==> flow/design.v <==
module CORDIC #(parameter integer W = 32)
(
    input wire clk,
    input wire start,
    input wire signed [31:0] x,
    input wire signed [31:0] y,
    output wire signed [W-1:0]phi,
    output wire done
);
wire sigma;
wire signed [31:0] x_shift;
wire signed [31:0] y_shift;
reg [5:0] counter;
reg signed [31:0] x_reg;
reg signed [31:0] y_reg;
reg signed [31:0] z;
wire signed [31:0] atan_table [0:27];
assign atan_table[00] = 32'h3243f6a9; 
assign atan_table[01] = 32'h1dac6705;
assign atan_table[02] = 32'h0fadbafd;
assign atan_table[03] = 32'h07f56ea7;
assign atan_table[04] = 32'h03feab77;
assign atan_table[05] = 32'h01ffd55c;
assign atan_table[06] = 32'h00fffaab;
assign atan_table[07] = 32'h007fff55;
assign atan_table[08] = 32'h003fffeb;
assign atan_table[09] = 32'h001ffffd;
assign atan_table[10] = 32'h00100000;
assign atan_table[11] = 32'h00080000;
assign atan_table[12] = 32'h00040000;
assign atan_table[13] = 32'h00020000;
assign atan_table[14] = 32'h00010000;
assign atan_table[15] = 32'h00008000;
assign atan_table[16] = 32'h00004000;
assign atan_table[17] = 32'h00002000;
assign atan_table[18] = 32'h00001000;
assign atan_table[19] = 32'h00000800;
assign atan_table[20] = 32'h00000400;
assign atan_table[21] = 32'h00000200;
assign atan_table[22] = 32'h00000100;
assign atan_table[23] = 32'h00000080;
assign atan_table[24] = 32'h00000040;
assign atan_table[25] = 32'h00000020;
assign atan_table[26] = 32'h00000010;
assign atan_table[27] = 32'h00000008;
assign sigma = y_reg[31];
assign x_shift = y_reg >>> counter; 
assign y_shift = x_reg >>> counter; 
assign phi = z[31:31-W+1];
assign done = (counter == 28);
always @(posedge clk) begin
    if(start)begin
        x_reg <= x;
        y_reg <= y;
        z <= 0;
        counter <= 0;
    end
    else begin
        if(counter == 28) begin
            x_reg <= x_reg;
            y_reg <= y_reg;
            z <= z;
            counter <= counter;
        end
        else begin
            x_reg <= sigma ? (x_reg - x_shift) : (x_reg + x_shift);
            y_reg <= sigma ? (y_reg + y_shift) : (y_reg - y_shift);
            z <= sigma ? (z - atan_table[counter]) : (z + atan_table[counter]);
            counter <= counter + 1;
        end
    end
end
endmodule
==> reports on CORDIC <==
---- From RTL to reports: CORDIC ----
Module CORDIC before and after one edit of its RTL, step after step.
Lines under "original" count in the file above, lines under "edited" in the edited file.
"difference": "edited" minus "original" as printed here.
Library cell names are shortened.
The mark - stands for no value.
inputs
  top ..................................... CORDIC
  clock port .............................. clk
  cell library ............................ sky130hd
  timing corner ........................... tt_025C_1v80

---- Diff ----
The edit as a unified diff against the file above.
The edit is scripted: it alters the design's behaviour and was not made to optimise anything.
begin of diff
@@ -64,5 +64,5 @@
         end
         else begin
-            x_reg <= sigma ? (x_reg - x_shift) : (x_reg + x_shift);
+            x_reg <= sigma ? (x_reg - x_shift) : (x_reg ^ x_shift);
             y_reg <= sigma ? (y_reg + y_shift) : (y_reg - y_shift);
             z <= sigma ? (z - atan_table[counter]) : (z + atan_table[counter]);
end of diff

---- Word-level counts ----
Counts by Yosys on the flattened word-level netlist (proc, flatten, opt, wreduce; memories kept). Register bits leave out memories and registers merged into their read ports (data or address). Print and check cells are left out. Cells with the same type and inputs are merged into one.
storage and ports
  item                 original  edited  difference
  register bits        102       102     0
  bits of input ports  66        66      0
cells by class
  item                              original  edited  difference
  add/subtract/negate cells         7         6       -1
  mux-type cells                    10        10      0
  shifts and indexed selects        2         2       0
  reductions and logical operators  1         1       0
  equality and inequality tests     29        29      0
  bitwise gates (word level)        0         1       +1
operators with widths
  cell          original  edited  difference
  adder 32 bit  3         2       -1
  XOR 32 bit    0         1       +1
Unchanged operator kinds not shown: 13.

---- Logic depth ----
Longest topological path by Yosys (ltp), each cell counted once; first at word level (registers and memories cut), then after technology mapping (sequential cells cut; the memories' decode and read muxes count).
logic depth
  item                           original  edited  difference
  depth in word-level cells      6         6       0
  ABC_AREA                       0         0       -
  mapped depth                   32        32      0
  gate-level depth less buffers  26        25      -1

---- Synthesis result ----
Yosys stat after the flow's synthesis: flattened, memories mapped to cells. It holds for the ABC_AREA given above (unset counts as 0); a run with the other value may have another netlist.
cell types
  cell type  original  edited  difference
  a21o_1     26        53      +27
  nand2_1    231       252     +21
  buf_1      9         29      +20
  inv_1      47        31      -16
  o22ai_1    26        14      -12
  or3_1      20        8       -12
  nor3_1     45        34      -11
  clkbuf_1   76        66      -10
  nand2b_1   30        20      -10
  a31oi_1    27        37      +10
  mux4_1     12        2       -10
  a21oi_1    162       171     +9
  nand3_1    45        36      -9
  buf_2      29        20      -9
  o211ai_1   23        14      -9
  nor3b_1    11        2       -9
  and2_1     20        12      -8
  mux2i_1    53        46      -7
Unchanged cell types not shown: 12.
Not every row of either side is listed.
mapped netlist
  item               original  edited    difference
  mapped cells       2,020     1,860     -160
  flip-flops         102       102       0
  buffer cells       131       123       -8
  mapped area (µm²)  16,264.3  14,589.0  -1,675.3

---- Worst setup path after synthesis ----
Path of least setup slack by OpenSTA after synthesis, without wires, with an ideal clock, recovery checks aside; 20% of the period is set as input and as output delay. Where synthesis merged equal registers, the netlist keeps one of their names.
timing path post-synthesis
  item                           original              edited                difference
  path kind                      register to register  register to register  -
  from                           register counter[1]   register counter[3]   -
  to                             register x_reg[31]    register z[29]        -
  driving pins on the path       27                    32                    +5
  period (ns)                    7.5                   7.5                   0.0
  delay of the path (ns)         6.435                 6.740                 +0.305
  data arrival time (ns)         6.175                 6.623                 +0.448
  data required time (ns)        7.240                 7.383                 +0.143
  setup time (ns)                0.260                 0.117                 -0.143
  slack (ns)                     1.065                 0.760                 -0.305
  synthesis period reached (ns)  6.435                 6.74                  +0.305
"delay of the path" is the arrival time less input delay plus setup time.
"driving pins on the path" counts driving pins, that of a launching flip-flop among them; a cell with two outputs on the path counts twice.
"synthesis period reached" is the clock period less the worst setup slack; recovery checks do not enter. This is arithmetic on one report: input and output delays are still those of the set period (20% each).
The rows between start and end are the longest chain of elaborated cells between them; the timing report does not say that the signal goes this way. Where chains are equally long, one stands for them.
Each line given opens the expression or statement behind the cell; cells for indexed reads and writes are added by Yosys, which also makes memories of some case tables.
At most two assigning lines are given for a register; there are more.
original: Ways into the end's enable are left out, as the timed path ends at the data pin.
between the ends, post-synthesis, original
  cell sequence ........................... dfxtp_1 -> buf_6 -> buf_12 -> buf_6 -> buf_4 -> buf_2 -> mux4_2 -> a222oi_1 -> o221a_2 -> ha_1 -> o211ai_1 -> nor3_1 -> a31o_2 -> nand2_1 -> mux2_2 -> o221ai_1 -> ha_1 -> a21o_1 -> a21oi_1 -> o21a_1 -> o21ai_0 -> o2111ai_1 -> a311oi_1 -> o41a_1 -> a211o_1 -> xnor3_1 -> mux2_2
  length of the longest elaborated chain .. 5
RTL lines, path post-synthesis, original
  item                          RTL line  source
  from (decl)                   13        reg [5:0] counter;
  from (assign)                 63        counter <= counter;
  from (assign)                 69        counter <= counter + 1;
  >>> shifter 32 x 6 -> 32 bit  47        assign x_shift = y_reg >>> counter;
  adder 32 bit                  66        x_reg <= sigma ? (x_reg - x_shift) : (x_reg + x_shift);
  two-way mux 32 bit            66
  two-way mux 32 bit            59        if(counter == 28) begin
  two-way mux 32 bit            52        if(start)begin
  to (assign)                   53        x_reg <= x;
  to (assign)                   60        x_reg <= x_reg;
  to (decl)                     14        reg signed [31:0] x_reg;
between the ends, post-synthesis, edited
  cell sequence ........................... dfxtp_1 -> buf_2 -> buf_2 -> buf_2 -> buf_1 -> clkbuf_1 -> buf_1 -> buf_1 -> and3_1 -> ha_1 -> a2111o_1 -> nor2_1 -> or4_1 -> clkbuf_1 -> nor2_1 -> o21a_1 -> nor4b_1 -> and3_1 -> a21oi_1 -> xor2_1 -> ha_1 -> a21o_1 -> a21o_1 -> a21o_1 -> a21o_1 -> a221oi_1 -> o21a_1 -> a31oi_1 -> a31oi_1 -> o31ai_1 -> xor2_1 -> a22o_1
  length of the longest elaborated chain .. 6
RTL lines, path post-synthesis, edited
  item                                 RTL line  source
  from (decl)                          13        reg [5:0] counter;
  from (assign)                        63        counter <= counter;
  from (assign)                        69        counter <= counter + 1;
  == test 5 bit                        68        z <= sigma ? (z - atan_table[counter]) : (z + atan_table[counter]);
  parallel mux 32 bit (select 28 bit)  68
  two-way mux 32 bit                   59        if(counter == 28) begin
  two-way mux 32 bit                   52        if(start)begin
  adder 32 bit                         68
  two-way mux 32 bit                   68
  to (assign)                          62        z <= z;
  to (assign)                          68
  to (decl)                            16        reg signed [31:0] z;

---- Timing after layout ----
From the final timing report of the runs of pair 1: the path of least setup slack in the routed layout; clock arrival at registers is part of the times.
timing path after layout
  item                      original              edited                difference
  path kind                 register to register  register to register  -
  from                      register counter[1]   register counter[1]   -
  to                        register y_reg[31]    register z[29]        -
  data arrival time (ns)    7.11                  7.22                  +0.11
  period (ns)               7.5                   7.5                   0.0
  driving pins on the path  24                    25                    +1
  slack (ns)                0.53                  0.57                  +0.04
  setup time (ns)           0.27                  0.10                  -0.17
  data required time (ns)   7.64                  7.79                  +0.15
The rows between start and end are the longest chain of elaborated cells between them; the timing report does not say that the signal goes this way. Where chains are equally long, one stands for them.
At most two assigning lines are given for a register; there are more.
original: Ways into the end's enable are left out, as the timed path ends at the data pin.
between the ends, after layout, original
  cell sequence ........................... dfxtp_4 -> buf_4 -> mux4_2 -> mux2i_1 -> o21ai_0 -> a211oi_1 -> buf_4 -> and2_1 -> or4b_1 -> nand2b_1 -> nor2_1 -> a21oi_1 -> xnor2_1 -> ha_1 -> a2111oi_0 -> o21ai_0 -> o2111ai_1 -> nand2_1 -> a31oi_1 -> a21oi_1 -> a41oi_1 -> o21ai_0 -> xor2_1 -> o21ai_1
  length of the longest elaborated chain .. 5
RTL lines, path after layout, original
  item                          RTL line  source
  from (decl)                   13        reg [5:0] counter;
  from (assign)                 63        counter <= counter;
  from (assign)                 69        counter <= counter + 1;
  >>> shifter 32 x 6 -> 32 bit  48        assign y_shift = x_reg >>> counter;
  subtractor 32 bit             67        y_reg <= sigma ? (y_reg + y_shift) : (y_reg - y_shift);
  two-way mux 32 bit            67
  two-way mux 32 bit            59        if(counter == 28) begin
  two-way mux 32 bit            52        if(start)begin
  to (assign)                   54        y_reg <= y;
  to (assign)                   61        y_reg <= y_reg;
  to (decl)                     15        reg signed [31:0] y_reg;
between the ends, after layout, edited
  cell sequence ........................... dfxtp_4 -> inv_1 -> ha_1 -> nor2b_1 -> o2bb2ai_1 -> a221oi_1 -> nor2_1 -> or4_1 -> nor2_1 -> o21a_1 -> nor4b_1 -> and3_1 -> a21oi_1 -> xor2_1 -> ha_1 -> a21o_1 -> a21o_1 -> a21o_1 -> a21o_1 -> a221oi_1 -> a31oi_1 -> a31oi_1 -> o31ai_1 -> xor2_1 -> a22o_1
  length of the longest elaborated chain .. 6
RTL lines, path after layout, edited
  item                                 RTL line  source
  from (decl)                          13        reg [5:0] counter;
  from (assign)                        63        counter <= counter;
  from (assign)                        69        counter <= counter + 1;
  == test 5 bit                        68        z <= sigma ? (z - atan_table[counter]) : (z + atan_table[counter]);
  parallel mux 32 bit (select 28 bit)  68
  two-way mux 32 bit                   59        if(counter == 28) begin
  two-way mux 32 bit                   52        if(start)begin
  adder 32 bit                         68
  two-way mux 32 bit                   68
  to (assign)                          62        z <= z;
  to (assign)                          68
  to (decl)                            16        reg signed [31:0] z;

---- Measured runs ----
Both versions went through the flow (Yosys, OpenROAD) with the same settings in each pair. Constraints: input delay and output delay 20% of the set period each, output load 0.01 pF.
flow settings, pair 1
  CORE_UTILIZATION ........................ 40
  period_ns ............................... 7.5
  CAP_MARGIN .............................. 20
  CORE_MARGIN ............................. 2
  SLEW_MARGIN ............................. 20
measured results, pair 1
  item                                                     original  edited    difference
  period reached (ns)                                      6.970     6.935     -0.035
  sum of negative setup slack (ns)                         0.000     0.000     0.000
  worst hold slack (ns)                                    0.483     0.478     -0.005
  area of the synthesized netlist (µm²)                    16,264.3  14,589.0  -1,675.3
  die area (µm²)                                           42,289.9  38,015.3  -4,274.6
  setup slack of the worst path (ns)                       0.530     0.565     +0.035
  total power after layout (W)                             0.010491  0.009211  -0.001280
  utilization (%)                                          45.7      45.4      -0.3
  area of the standard cells in the finished layout (µm²)  18,255.0  16,228.1  -2,026.9
flow settings, pair 2
  CAP_MARGIN .............................. 25
  CELL_PAD_IN_SITES_GLOBAL_PLACEMENT ...... 0
  CORE_MARGIN ............................. 7
  CORE_UTILIZATION ........................ 20
  GPL_TIMING_DRIVEN ....................... 1
  MAX_ROUTING_LAYER ....................... met5
  MIN_ROUTING_LAYER ....................... met2
  PLACE_DENSITY_LB_ADDON .................. 0.12
  SLEW_MARGIN ............................. 40
  TNS_END_PERCENT ......................... 45
  period_ns ............................... 5.3
measured results, pair 2
  item                                                     original  edited    difference
  period reached (ns)                                      6.302     5.675     -0.627
  sum of negative setup slack (ns)                         -23.720   -4.164    +19.556
  worst hold slack (ns)                                    0.494     0.483     -0.011
  area of the synthesized netlist (µm²)                    16,264.3  14,589.0  -1,675.3
  die area (µm²)                                           89,502.7  80,704.3  -8,798.4
  setup slack of the worst path (ns)                       -1.002    -0.375    +0.627
  total power after layout (W)                             0.024667  0.019112  -0.005555
  utilization (%)                                          34.5      31.5      -3.0
  area of the standard cells in the finished layout (µm²)  27,826.7  22,646.7  -5,180.0
By "period reached" is meant the clock period of the run minus its worst setup slack. This is arithmetic on one report: input and output delays are still those of the set period (20% each).
"total power after layout": no workload was simulated; the value follows from the tool's default switching activity.
